==> flow/design.v <==
`timescale 1ns / 1ps
module rise_detect(
    input clk,
    input rst,
    input d,
    output rise
);
reg d_q;
always @(posedge clk) begin
    if(rst)
        d_q <= 0;
    else
        d_q <= d;
end
assign rise = d & ~d_q;
endmodule
`timescale 1ns / 1ps
module divider
#(parameter COUNT = 32'd499)
(
	input clk,
    input rst,
    input en,
    output divided_clk
    );
reg [31:0] count;
reg div_temp;
always @(posedge clk) begin
    if(rst) begin
        count <= 0;
        div_temp <= 0;
    end else if(en) begin
        count <= count + 1;
	    if(count == COUNT)
	    begin
	       count <= 0;
	       div_temp <= ~div_temp;
	    end
    end
end 
assign divided_clk = div_temp;
endmodule
`timescale 1ns / 1ps
module eight_bit_counter
#(parameter COUNT = 5)
(
    input wire clk,
    input wire rst,
    input wire tick,
    input wire reset_count,
    output wire rollover,
    output wire [7:0] count_out
);
reg int_rollover;
reg [7:0] int_count;
always @(posedge clk) begin
    if(rst || reset_count) begin
        int_count <= 0;
        int_rollover <= 0;
    end else if(tick) begin
        if(int_count == COUNT) begin
            int_count <= 0;
            int_rollover <= 1;
        end else begin
            int_count <= int_count + 1;
            int_rollover <= 0;
        end
    end 
end
assign rollover = int_rollover;
assign count_out = int_count;
endmodule
`timescale 1ns / 1ps
module bin_to_decimal(
	input [15:0] B,
	output reg [19:0] bcdout
	);
	reg [35:0] z;
	integer i;
always @(*)
  begin
    for(i = 0; i <= 35; i = i+1)
	z[i] = 0;
    z[18:3] = B;  
    repeat(13)
	 begin
	if(z[19:16] > 4)	
		z[19:16] = z[19:16] + 3;
	if(z[23:20] > 4) 	
		z[23:20] = z[23:20] + 3;
	if(z[27:24] > 4) 	
		z[27:24] = z[27:24] + 3;
	if(z[31:28] > 4) 	
		z[31:28] = z[31:28] + 3;
	if(z[35:32] > 4) 	
		z[35:32] = z[35:32] + 3;
	z[35:1] = z[34:0];
    end      
    bcdout = z[35:16]; 
  end         
endmodule
`timescale 1ns / 1ps
module increment_selector(
input selector,
input in_0,
input in_1,
output signal
    );
reg signal_temp;
always @(*) begin
    if(selector) begin
        signal_temp <= in_0;
    end else begin
        signal_temp <= in_1;
    end
end
assign signal = signal_temp;
endmodule
`timescale 1ns / 1ps
module count_time(
input master_clock,
input rst,
input set_time,
input increment_hours,
input increment_minutes,
output [5:0] raw_value_mins,
output [5:0] raw_value_hrs,
output [7:0] hours_bcd,
output [7:0] minutes_bcd,
output [7:0] seconds_bcd
    );
wire minutes_increment;
wire hours_increment;
wire seconds_ticker;
wire minutes_ticker;
wire hours_ticker;
wire [7:0] seconds_raw_value;
wire [7:0] minutes_raw_value;
wire [7:0] hours_raw_value;
wire seconds_tick;
wire minutes_tick;
wire hours_tick;
assign raw_value_hrs = hours_raw_value[5:0];
assign raw_value_mins = minutes_raw_value[5:0];
divider u1(
.clk(master_clock),
.rst(rst),
.en(1'b1),
.divided_clk(seconds_ticker)
);
rise_detect u1_edge(
.clk(master_clock),
.rst(rst),
.d(seconds_ticker),
.rise(seconds_tick)
);
eight_bit_counter #(.COUNT(59)) u2 (
.clk(master_clock),
.rst(rst),
.tick(seconds_tick),
.reset_count(1'b0),
.rollover(minutes_ticker),
.count_out(seconds_raw_value[7:0])
);
increment_selector u3(
.selector(set_time),
.in_0(increment_minutes),
.in_1(minutes_ticker),
.signal(minutes_increment)
);
rise_detect u3_edge(
.clk(master_clock),
.rst(rst),
.d(minutes_increment),
.rise(minutes_tick)
);
eight_bit_counter #(.COUNT(59)) u4 (
.clk(master_clock),
.rst(rst),
.tick(minutes_tick),
.reset_count(1'b0),
.count_out(minutes_raw_value[7:0]),
.rollover(hours_ticker)
);
increment_selector u5(
.selector(set_time),
.in_0(increment_hours),
.in_1(hours_ticker),
.signal(hours_increment)
);
rise_detect u5_edge(
.clk(master_clock),
.rst(rst),
.d(hours_increment),
.rise(hours_tick)
);
eight_bit_counter #(.COUNT(23)) u6 (
.clk(master_clock),
.rst(rst),
.tick(hours_tick),
.reset_count(1'b0),
.rollover(),
.count_out(hours_raw_value)
);
bin_to_decimal u7(
.B(seconds_raw_value[7:0]),
.bcdout(seconds_bcd)
);
bin_to_decimal u8(
.B(minutes_raw_value[7:0]),
.bcdout(minutes_bcd)
);
bin_to_decimal u9(
.B(hours_raw_value[7:0]),
.bcdout(hours_bcd)
);
endmodule
`timescale 1ns / 1ps
module debounce_button(
input clk,
input rst,
input debounce_in,
output debounce_out
    );
wire q_temp1;
wire q_temp2;
wire q_temp3;
wire q_temp3_bar;
wire slow_clk;
wire slow_tick;
assign q_temp3_bar = ~q_temp3;
assign debounce_out = q_temp3_bar & q_temp2;
d_flipflop u1(
.clk(clk),
.rst(rst),
.en(slow_tick),
.D(debounce_in),
.Q(q_temp1)
);
d_flipflop u2(
.clk(clk),
.rst(rst),
.en(slow_tick),
.D(q_temp1),
.Q(q_temp2)
);
d_flipflop u3(
.clk(clk),
.rst(rst),
.en(slow_tick),
.D(q_temp2),
.Q(q_temp3)
);
divider #(.COUNT(32'd15)) u4(
.clk(clk),
.rst(rst),
.en(1'b1),
.divided_clk(slow_clk)
);
rise_detect u4_edge(
.clk(clk),
.rst(rst),
.d(slow_clk),
.rise(slow_tick)
);
endmodule
module d_flipflop(
input clk,
input rst,
input en,
input D,
output reg Q
);
always @(posedge clk)begin
    if(rst)
        Q <= 0;
    else if(en)
        Q <= D;
end
endmodule
`timescale 1ns / 1ps
module set_time(
input master_clk,
input rst,
input change_selection,
input increment_selection,
output reg set_minutes,
output reg set_hours
    );
reg previous_change_selection_state;
reg previous_increment_selection_state;
reg mode;
always @(posedge master_clk) begin
    if(rst) begin
        mode <= 0;
        previous_change_selection_state <= 0;
    end else if(change_selection && !previous_change_selection_state) begin
        mode <= ~mode;
        previous_change_selection_state <= 1;
    end else if (!change_selection && previous_change_selection_state) begin
        mode <= mode;
        previous_change_selection_state <= 0;
    end else begin
        mode <= mode;
        previous_change_selection_state <= previous_change_selection_state;
    end
end
always @(posedge master_clk) begin
    if(rst) begin
        set_minutes <= 0;
        set_hours <= 0;
        previous_increment_selection_state <= 0;
    end else if(increment_selection && (!previous_increment_selection_state)) begin
        if(mode) begin
             set_minutes <= 1;
             set_hours <= 0;         
        end else begin
             set_minutes <= 0;
             set_hours <= 1;   
        end
        previous_increment_selection_state <= 1;
    end else if(!increment_selection && previous_increment_selection_state) begin
        set_minutes <= 0;
        set_hours <= 0; 
        previous_increment_selection_state <= 0;
    end else begin
        set_minutes <= 0;
        set_hours <= 0; 
        previous_increment_selection_state <= previous_increment_selection_state;
    end    
end    
endmodule
`timescale 1ns / 1ps
module stopwatch(
input master_clock,
input rst,
input enable,
input trigger,
input reset,
output [7:0] seconds_bcd,
output [7:0] milliseconds_bcd
    );
reg master_clock_mux;
reg trigger_enable;
reg previous_state;
wire milliseconds_tick;
wire seconds_tick;
wire milliseconds_ticker;
wire seconds_ticker;
wire [7:0] milliseconds_raw_value;
wire [7:0] seconds_raw_value;
always @(posedge master_clock) begin
    if(rst) begin
        trigger_enable <= 0;
        previous_state <= 0;
    end else if(trigger && !previous_state) begin
        trigger_enable <= ~trigger_enable;
        previous_state <= 1;
    end else if (!trigger && previous_state) begin
        trigger_enable <= trigger_enable;
        previous_state <= 0;
    end else begin
        trigger_enable <= trigger_enable;
        previous_state <= previous_state;
    end
end
always @(*) begin
    if(enable && trigger_enable) begin
        master_clock_mux = 1'b1;
    end
    else begin
        master_clock_mux = 1'b0;
    end
end
divider #(.COUNT(32'd4)) u1(
.clk(master_clock),
.rst(rst),
.en(master_clock_mux),
.divided_clk(milliseconds_ticker)
);
rise_detect u1_edge(
.clk(master_clock),
.rst(rst),
.d(milliseconds_ticker),
.rise(milliseconds_tick)
);
eight_bit_counter #(.COUNT(99)) u2 (
.clk(master_clock),
.rst(rst),
.tick(milliseconds_tick),
.reset_count(reset),
.count_out(milliseconds_raw_value[7:0]),
.rollover(seconds_ticker)
);
rise_detect u2_edge(
.clk(master_clock),
.rst(rst),
.d(seconds_ticker),
.rise(seconds_tick)
);
eight_bit_counter #(.COUNT(99)) u3 (
.clk(master_clock),
.rst(rst),
.tick(seconds_tick),
.rollover(),
.reset_count(reset),
.count_out(seconds_raw_value[7:0])
);
bin_to_decimal u4(
.B(milliseconds_raw_value[7:0]),
.bcdout(milliseconds_bcd)
);
bin_to_decimal u5(
.B(seconds_raw_value[7:0]),
.bcdout(seconds_bcd)
);
endmodule
`timescale 1ns / 1ps
module alarm(
input [5:0] alarm_mins,
input [5:0] alarm_hours,
input [5:0] mins_value,
input [5:0] hours_value,
output reg [15:0] flash
    );
always @(*) begin
    if((mins_value == alarm_mins) && (hours_value == alarm_hours)) begin
        flash <= 16'b1111111111111111;
    end else begin
        flash <= 0;
    end
end    
endmodule
`timescale 1ns / 1ps
module converter(
input [1:0] converter_input,
output reg [3:0] converter_output
    );
always @(*) begin
    case(converter_input)
        2'b00 : converter_output <= 4'b0001;
        2'b01 : converter_output <= 4'b0010;
        2'b10 : converter_output <= 4'b0100;
        default : converter_output <= 4'b1000;
    endcase
end   
endmodule
`timescale 1ns / 1ps
module mux
(
input selector,
input [15:0] group0,
input [15:0] group1,
output [15:0] group_out
);
reg [15:0] group_temp;    
assign group_out[15:0] = group_temp[15:0];  
always @(*) begin
    if(selector == 0) begin
        group_temp[15:0] <= group0[15:0];
    end
    else begin
        group_temp[15:0] <= group1[15:0];
    end
end    
endmodule
`timescale 1ns / 1ps
module display_demux(
input [1:0] mode,
input [15:0] clock_module_bcd,
input [15:0] stop_watch_bcd,
input [15:0] set_alarm_bcd,
output reg [15:0] output_bcd
);
always @(*) begin
    case(mode)
        2'b00 : output_bcd <= clock_module_bcd;
        2'b01 : output_bcd <= stop_watch_bcd;
        2'b10 : output_bcd <= clock_module_bcd;
        default : output_bcd <= set_alarm_bcd;
    endcase
end
endmodule
`timescale 1ns / 1ps
module seg7decimal(
	 input [15:0] x,
    input clk,
    input rst,
    input clr,
    output reg [6:0] a_to_g,
    output reg [3:0] an,
    output wire dp 
	 );
wire [1:0] s;	 
reg [3:0] digit;
wire [3:0] aen;
reg [3:0] clkdiv;
assign dp = 1;
assign s = clkdiv[3:2];
assign aen = 4'b1111;  
always @(posedge clk) 
	if (rst) digit <= 4'd0; else
	case(s)
	0:digit <= x[3:0];  
	1:digit <= x[7:4];  
	2:digit <= x[11:8];  
	3:digit <= x[15:12];  
	default:digit <= x[3:0];
	endcase
	always @(*)
case(digit)
0:a_to_g = 7'b1000000; 
1:a_to_g = 7'b1111001; 
2:a_to_g = 7'b0100100; 
3:a_to_g = 7'b0110000; 
4:a_to_g = 7'b0011001; 
5:a_to_g = 7'b0010010; 
6:a_to_g = 7'b0000010; 
7:a_to_g = 7'b1111000; 
8:a_to_g = 7'b0000000; 
9:a_to_g = 7'b0010000; 
'hA:a_to_g = 7'b0111111;  
'hB:a_to_g = 7'b1111111;  
'hC:a_to_g = 7'b1110111;
default: a_to_g = 7'b0000000;  
endcase
always @(*)begin
an=4'b1111;
if(aen[s] == 1)
an[s] = 0;
end
always @(posedge clk) begin
if ( clr == 1 || rst == 1)
clkdiv <= 0;
else
clkdiv <= clkdiv+1;
end
endmodule
`timescale 1ns / 1ps
 module Basys3_Abacus_Top(
	 input clk,
	 input rst,
    input btnC,
    input btnR,
    input btnU,
    input [15:0] sw,
     output [6:0] seg,
     output dp,
     output [3:0] an,
     output [15:0] led
 );
wire[15:0] seven_seg_input;
wire[15:0] clock_module_mux_output;
wire[15:0] joiner;
wire [7:0] hours_bcd;
wire [7:0] minutes_bcd;
wire [7:0] seconds_bcd;
wire [7:0] stopwatch_ms_bcd;
wire [7:0] stopwatch_s_bcd;
wire clock_mode;
wire stop_watch_mode;
wire set_time_mode;
wire set_alarm_mode;
wire set_time_inc_mins;
wire set_time_inc_hours;
wire [5:0] raw_value_mins;
wire [5:0] raw_value_hrs;
wire btnC_debounced;
wire btnU_debounced;
wire btnR_debounced;
debounce_button u_btnc(
.clk(clk),
.rst(rst),
.debounce_in(btnC),
.debounce_out(btnC_debounced)
);
debounce_button u_btnu(
.clk(clk),
.rst(rst),
.debounce_in(btnU),
.debounce_out(btnU_debounced)
);
debounce_button u_btnR(
.clk(clk),
.rst(rst),
.debounce_in(btnR),
.debounce_out(btnR_debounced)
);
converter u_mode(
.converter_input({sw[1],sw[0]}),
.converter_output({set_alarm_mode, set_time_mode, stop_watch_mode, clock_mode})
);
alarm u_alarm(
.alarm_mins(sw[9:4]),
.alarm_hours(sw[15:10]),
.mins_value(raw_value_mins),
.hours_value(raw_value_hrs),
.flash(led)
);
count_time u1(
.master_clock(clk),
.rst(rst),
.set_time(set_time_mode),
.increment_hours(set_time_inc_hours),
.increment_minutes(set_time_inc_mins),
.raw_value_mins(raw_value_mins),
.raw_value_hrs(raw_value_hrs),
.hours_bcd(hours_bcd),
.minutes_bcd(minutes_bcd),
.seconds_bcd(seconds_bcd)
);
mux u2(
.selector(btnC),
.group0({hours_bcd[7:0], minutes_bcd[7:0]}),
.group1(seconds_bcd[7:0]),
.group_out(clock_module_mux_output[15:0])
);
stopwatch u3
(
.master_clock(clk),
.rst(rst),
.enable(stop_watch_mode),
.trigger(btnC_debounced),
.reset(btnR_debounced),
.seconds_bcd(stopwatch_s_bcd),
.milliseconds_bcd(stopwatch_ms_bcd)
);
set_time u_set_time(
.master_clk(clk),
.rst(rst),
.change_selection(btnR_debounced),
.increment_selection(btnU_debounced),
.set_minutes(set_time_inc_mins),
.set_hours(set_time_inc_hours)
    );
display_demux u_display_demux(
.mode({sw[1],sw[0]}),
.clock_module_bcd(clock_module_mux_output),
.stop_watch_bcd({stopwatch_s_bcd, stopwatch_ms_bcd}),
.set_alarm_bcd(16'd0),
.output_bcd(seven_seg_input)
);
seg7decimal u5 (
.x(seven_seg_input[15:0]),
.clk(clk),
.rst(rst),
.clr(1'b0),
.a_to_g(seg),
.an(an),
.dp(dp)
);
endmodule
# --- Reports on Basys3_Abacus_Top ---
# What the tools print for Basys3_Abacus_Top, step after step.
# Lines are those of the file above, counted from 1.
# Operators: Yosys type, input widths -> output width; for muxes data width and select width s.
design:
  top_module: "Basys3_Abacus_Top"
  clk_port: "clk"
  lib: "sky130hd"
  lib_corner: "tt_025C_1v80"

# --- Word-level counts ---
# Yosys after proc, flatten, opt, wreduce and memory -nomap, before mapping. Print and check cells are not counted.
# Yosys's memory passes give these memory sizes; they may raise the number of words (mostly to a power of two), join words into wider ones and drop unused or constant bits.
word_totals:
  ff_bits: 236
  rom_bits: 112
  clocked_rd_ports_x_width: 7
  mem_count: 1
  input_bits: 21
  output_inout_bits: 28
  elab_cells: 357
classes:
  add_sub_neg: 77
  cmp: 65
  eq_ne: 17
  shifts: 3
  muxes: 92
  n_logic: 32
  reduce_and_logical: 27
memory_table:
  columns: ["memory", "size", "word_bits", "rd", "wr", "line", "source"]
  rows:
  - ["(name not given)", 16, 7, 1, 0, 511, "case(digit)"]
op_table:
  columns: ["op", "n"]
  rows:
  - ["$gt 4x3->1 const B", 55]
  - ["$add 32x1->32 const B", 5]
  - ["$mux 4", 32]
  - ["$add 4x2->4 const B", 30]
  - ["$mux 3", 35]
  - ["$eq 32x4->1 const B", 3]
  - ["$add 3x2->3 const B", 25]
  - ["$add 8x1->8 const B", 5]
  - ["$mux 8", 5]
  - ["$eq 32x3->1 const B", 1]
  - ["$eq 32x9->1 const B", 1]
  - ["$pmux 16 s2", 1]
  - ["$mux 32", 1]
  - ["$mux 16", 2]
  - ["$not 1->1", 19]
  - ["$eq 8x6->1 const B", 2]
  - ["$eq 8x7->1 const B", 2]
  - ["$pmux 4 s4", 1]
  - ["$add 1x2->3 const AB", 5]
  - ["$add 1x2->3 const B", 5]
  - ["$gt 1x3->1 const AB", 5]
  - ["$gt 1x3->1 const B", 5]
  - ["$mux 1", 14]
  - ["$reduce_or 2->1", 6]
  - ["$eq 6x6->1", 2]
  - ["$and 1x1->1", 11]
  - ["$pmux 3 s3", 1]
  - ["$logic_and 1x1->1", 8]
# Not listed: further kinds 14, cells in them 26.

# --- Depth ---
# Depth = most cells in a row (Yosys ltp): at word level without a register or memory, in the mapped netlist without a sequential cell, where the memories' decode and read muxes count.
logic_depth:
  depth_word: 18
  ABC_AREA: 0
  mapped_depth: 30
  ltp_nobuf: 30

# --- After synthesis ---
# Source: synth_stat.txt of the flow (Yosys; design flattened, memories mapped). It holds for the ABC_AREA given above (unset counts as 0); a run with the other value may have another netlist.
mapped:
  stdcells: 2037
  mapped_area_um2: 16090.4
  seq_area_um2: 4864.7
  flip_flops: 243
  buffers: 109
by_type:
  columns: ["cell", "n", "area_total_um2"]
  rows:
  - ["sky130_fd_sc_hd__dfxtp_1", 243, 4.86E+03]
  - ["sky130_fd_sc_hd__nor2_1", 318, 1.19E+03]
  - ["sky130_fd_sc_hd__ha_1", 81, 1.01E+03]
  - ["sky130_fd_sc_hd__xor2_1", 112, 980.941]
  - ["sky130_fd_sc_hd__xnor2_1", 100, 875.84]
  - ["sky130_fd_sc_hd__nand2_1", 134, 502.982]
  - ["sky130_fd_sc_hd__nand3_1", 94, 470.451]
  - ["sky130_fd_sc_hd__mux2i_1", 41, 410.394]
  - ["sky130_fd_sc_hd__a21oi_1", 77, 385.37]
  - ["sky130_fd_sc_hd__nand4_1", 56, 350.336]
  - ["sky130_fd_sc_hd__o21ai_0", 60, 300.288]
  - ["sky130_fd_sc_hd__clkbuf_1", 77, 289.027]
  - ["sky130_fd_sc_hd__inv_1", 76, 285.274]
  - ["sky130_fd_sc_hd__and3_1", 45, 281.52]
  - ["sky130_fd_sc_hd__nor4_1", 45, 281.52]
  - ["sky130_fd_sc_hd__nor3_1", 41, 205.197]
  - ["sky130_fd_sc_hd__nand2b_1", 29, 181.424]
  - ["sky130_fd_sc_hd__nor2b_1", 27, 168.912]
# Other cell types: 83; their cells: 381.
# The figures by module come from a second, unflattened synthesis with its own total; it is not the netlist above.
unflattened:
  hier_cells: 5422
  hier_area_um2: 39995.9
# Rows give one instance, submodules left out.
modules:
  columns: ["module", "n_inst", "cells", "area_um2", "mod_seq_area_um2"]
  rows:
  - ["bin_to_decimal", 5, 794, 5398.9, 0.0]
  - ["divider #(COUNT=15)", 3, 187, 1612.8, 660.6]
  - ["divider #(COUNT=4)", 1, 203, 1711.6, 660.6]
  - ["divider", 1, 190, 1627.8, 660.6]
  - ["eight_bit_counter #(COUNT=99)", 2, 47, 435.4, 180.2]
  - ["eight_bit_counter #(COUNT=59)", 2, 47, 434.2, 180.2]
  - ["seg7decimal", 1, 70, 749.5, 220.2]
  - ["eight_bit_counter #(COUNT=23)", 1, 45, 406.6, 180.2]
  - ["rise_detect", 8, 3, 47.5, 20.0]
  - ["display_demux", 1, 53, 345.3, 0.0]
  - ["d_flipflop", 9, 3, 33.8, 20.0]
  - ["mux", 1, 18, 249.0, 0.0]
  - ["alarm", 1, 31, 246.5, 0.0]
  - ["set_time", 1, 17, 190.2, 100.1]
# Further modules, not shown: 6.

# --- Timing after synthesis ---
# OpenSTA on the mapped netlist: ideal clock, no wires. The path of least setup slack (recovery checks aside). Input and output delay are each 20% of the period. Register names are those of the netlist, which keeps one name where synthesis merged equal registers.
synth_timing:
  path_type: "register to register"
  start: "reg u3.u2.int_count[5]"
  end: "reg (no name shown)"
  period_ps: 10000
  setup_time_ps: 72
  t_first_pin_ps: 0
  arrival_ps: 5614
  t_required_ps: 9928
  setup_slack_ps: 4314
  path_delay_ps: 5686
  driving_pins: 31
  path_buffers: 0
  synth_period_reached_ps: 5686
# "path_delay_ps" is the arrival time less input delay plus setup time.
# "driving_pins" counts driving pins, that of a launching flip-flop among them; a cell with two outputs on the path counts twice.
# "synth_period_reached_ps" is the clock period less the worst setup slack; recovery checks do not enter. This is arithmetic on one report: input and output delays are still those of the set period (20% each).
# The rows between start and end are the longest chain of elaborated cells between them; the timing report does not say that the signal goes this way. Where chains are equally long, one stands for them.
# A line is the first line of the expression or statement that the cell stems from. Yosys adds cells for indexed reads and writes and turns some case tables into memories.
# A register here has more assigning lines than the two given.
synth_between:
  path_cell_list: "sky130_fd_sc_hd__dfxtp_1 sky130_fd_sc_hd__inv_1 sky130_fd_sc_hd__ha_1 sky130_fd_sc_hd__inv_1 sky130_fd_sc_hd__ha_1 sky130_fd_sc_hd__xnor2_1 sky130_fd_sc_hd__ha_1 sky130_fd_sc_hd__or4_1 sky130_fd_sc_hd__and3_1 sky130_fd_sc_hd__inv_1 sky130_fd_sc_hd__ha_1 sky130_fd_sc_hd__a21oi_1 sky130_fd_sc_hd__o21a_1 sky130_fd_sc_hd__or2_2 sky130_fd_sc_hd__ha_1 sky130_fd_sc_hd__and3_1 sky130_fd_sc_hd__a32oi_1 sky130_fd_sc_hd__nand2_1 sky130_fd_sc_hd__a211o_1 sky130_fd_sc_hd__ha_1 sky130_fd_sc_hd__nor3b_1 sky130_fd_sc_hd__nor2_1 sky130_fd_sc_hd__o31a_1 sky130_fd_sc_hd__xor2_1 sky130_fd_sc_hd__a21oi_1 sky130_fd_sc_hd__a21oi_1 sky130_fd_sc_hd__nand3_1 sky130_fd_sc_hd__inv_1 sky130_fd_sc_hd__ha_1 sky130_fd_sc_hd__mux2_2 sky130_fd_sc_hd__mux2i_1"
  elab_chain_cells: 13
  cells_between: 30
  lines_between: 6
  cone_classes: "add/sub (9); compare (9); mux (12)"
synth_rtl:
  columns: ["item", "line", "source"]
  rows:
  - ["from (decl)", 55, "reg [7:0] int_count;"]
  - ["from (assign)", 58, "int_count <= 0;"]
  - ["from (assign)", 65, "int_count <= int_count + 1;"]
  - ["$add 4x2->4", 88, "z[19:16] = z[19:16] + 3;"]
  - ["$mux 4", 87, "if(z[19:16] > 4)"]
  - ["$gt 4x3->1", 87, null]
  - ["$mux 4", 87, null]
  - ["$gt 4x3->1", 87, null]
  - ["$mux 4", 87, null]
  - ["$gt 4x3->1", 87, null]
  - ["$mux 4", 87, null]
  - ["$add 4x2->4", 88, null]
  - ["$mux 4", 87, null]
  - ["$pmux 16 s2", 476, "case(mode)"]
  - ["$pmux 4 s4", 503, "case(s)"]
  - ["$mux 4", null, null]

# --- Worst path after layout ---
# From the final timing report of run A: the path of least setup slack in the routed layout; clock arrival at registers is part of the times.
# The path's times are printed in steps of 10 ps; the period is the one set.
layout_timing:
  path_type: "register to register"
  start: "reg u3.u2.int_count[5]"
  end: "reg (no name shown)"
  period_ps: 10000
  setup_time_ps: 80
  t_first_pin_ps: 550
  arrival_ps: 6920
  t_required_ps: 10470
  setup_slack_ps: 3550
  driving_pins: 31
  path_buffers: 0
# The rows between start and end are the longest chain of elaborated cells between them; the timing report does not say that the signal goes this way. Where chains are equally long, one stands for them.
# A register here has more assigning lines than the two given.
layout_between:
  path_cell_list: "sky130_fd_sc_hd__dfxtp_1 sky130_fd_sc_hd__inv_1 sky130_fd_sc_hd__ha_1 sky130_fd_sc_hd__inv_1 sky130_fd_sc_hd__ha_1 sky130_fd_sc_hd__xnor2_1 sky130_fd_sc_hd__ha_1 sky130_fd_sc_hd__or4_1 sky130_fd_sc_hd__and3_1 sky130_fd_sc_hd__inv_1 sky130_fd_sc_hd__ha_1 sky130_fd_sc_hd__a21oi_1 sky130_fd_sc_hd__o21a_1 sky130_fd_sc_hd__or2_2 sky130_fd_sc_hd__ha_1 sky130_fd_sc_hd__and3_1 sky130_fd_sc_hd__a32oi_1 sky130_fd_sc_hd__nand2_1 sky130_fd_sc_hd__a211o_1 sky130_fd_sc_hd__ha_1 sky130_fd_sc_hd__nor3b_1 sky130_fd_sc_hd__nor2_1 sky130_fd_sc_hd__o31a_1 sky130_fd_sc_hd__xor2_1 sky130_fd_sc_hd__a21oi_1 sky130_fd_sc_hd__a21oi_1 sky130_fd_sc_hd__nand3_1 sky130_fd_sc_hd__inv_1 sky130_fd_sc_hd__ha_1 sky130_fd_sc_hd__mux2_2 sky130_fd_sc_hd__mux2i_1"
  elab_chain_cells: 13
  cells_between: 30
  lines_between: 6
  cone_classes: "add/sub (9); compare (9); mux (12)"
layout_rtl:
  columns: ["item", "line", "source"]
  rows:
  - ["from (decl)", 55, "reg [7:0] int_count;"]
  - ["from (assign)", 58, "int_count <= 0;"]
  - ["from (assign)", 65, "int_count <= int_count + 1;"]
  - ["$add 4x2->4", 88, "z[19:16] = z[19:16] + 3;"]
  - ["$mux 4", 87, "if(z[19:16] > 4)"]
  - ["$gt 4x3->1", 87, null]
  - ["$mux 4", 87, null]
  - ["$gt 4x3->1", 87, null]
  - ["$mux 4", 87, null]
  - ["$gt 4x3->1", 87, null]
  - ["$mux 4", 87, null]
  - ["$add 4x2->4", 88, null]
  - ["$mux 4", 87, null]
  - ["$pmux 16 s2", 476, "case(mode)"]
  - ["$pmux 4 s4", 503, "case(s)"]
  - ["$mux 4", null, null]

Data sheet: physical implementation of Basys3_Abacus_Top

Module Basys3_Abacus_Top, platform sky130hd: 2 stored runs of the flow (Yosys, OpenROAD) with differing settings, in no particular order. Input and output delays are each 20% of the period that was set; the output load is 0.01 pF.
"achieved_period_ps": clock period set for the run, less the worst setup slack. It is reckoned from that one timing run; input and output delays stay at 20% of the period that was set.

--- run A ---
==> flow/run.sh <==
#!/bin/bash
# the make line also repeats the synthesis and layout settings of config.mk as NAME=value (left out here)
make -C /OpenROAD-flow-scripts/flow DESIGN_CONFIG=/design/flow/config.mk WORK_HOME=/design/flow/orfs CLKGATE_MAP_FILE= finish
==> flow/config.mk <==
export PLATFORM = sky130hd
export DESIGN_NAME = Basys3_Abacus_Top
export DESIGN_NICKNAME = Basys3_Abacus_Top
export VERILOG_FILES = /design/flow/design.v
export SDC_FILE = /design/flow/constraint.sdc
export NUM_CORES = 4
export LEC_CHECK = 0
export CAP_MARGIN = 20
export CELL_PAD_IN_SITES_GLOBAL_PLACEMENT = 1
export CORE_MARGIN = 4
export CORE_UTILIZATION = 40
export CTS_CLUSTER_SIZE = 72
export SETUP_SLACK_MARGIN = -0.6
export SLEW_MARGIN = 20
export TNS_END_PERCENT = 35
==> flow/constraint.sdc <==
create_clock -name core_clock -period 10.0 [get_ports {clk}]
set_input_delay 2.0000 -clock core_clock [delete_from_list [all_inputs] [get_ports {clk}]]
set_output_delay 2.0000 -clock core_clock [all_outputs]
set_load 0.01 [all_outputs]

==> results, as YAML <==
results:
  post_synth_area_um2: 16090.4
  design_die_area_um2: 43499.4
  final_util_pct: 44.6
  worst_setup_slack_ps: 3553
  final_setup_tns_ps: 0
  achieved_period_ps: 6447

--- run B ---
==> flow/run.sh <==
#!/bin/bash
# the make line also repeats the synthesis and layout settings of config.mk as NAME=value (left out here)
make -C /OpenROAD-flow-scripts/flow DESIGN_CONFIG=/design/flow/config.mk WORK_HOME=/design/flow/orfs CLKGATE_MAP_FILE= finish
==> flow/config.mk <==
export PLATFORM = sky130hd
export DESIGN_NAME = Basys3_Abacus_Top
export DESIGN_NICKNAME = Basys3_Abacus_Top
export VERILOG_FILES = /design/flow/design.v
export SDC_FILE = /design/flow/constraint.sdc
export NUM_CORES = 4
export LEC_CHECK = 0
export CAP_MARGIN = 35
export CORE_MARGIN = 2
export CORE_UTILIZATION = 40
export CTS_CLUSTER_SIZE = 90
export SLEW_MARGIN = 20
==> flow/constraint.sdc <==
create_clock -name core_clock -period 10.0 [get_ports {clk}]
set_input_delay 2.0000 -clock core_clock [delete_from_list [all_inputs] [get_ports {clk}]]
set_output_delay 2.0000 -clock core_clock [all_outputs]
set_load 0.01 [all_outputs]

==> results, as YAML <==
results:
  post_synth_area_um2: 16090.4
  design_die_area_um2: 41846.8
  final_util_pct: 44.9
  worst_setup_slack_ps: 3554
  final_setup_tns_ps: 0
  achieved_period_ps: 6446
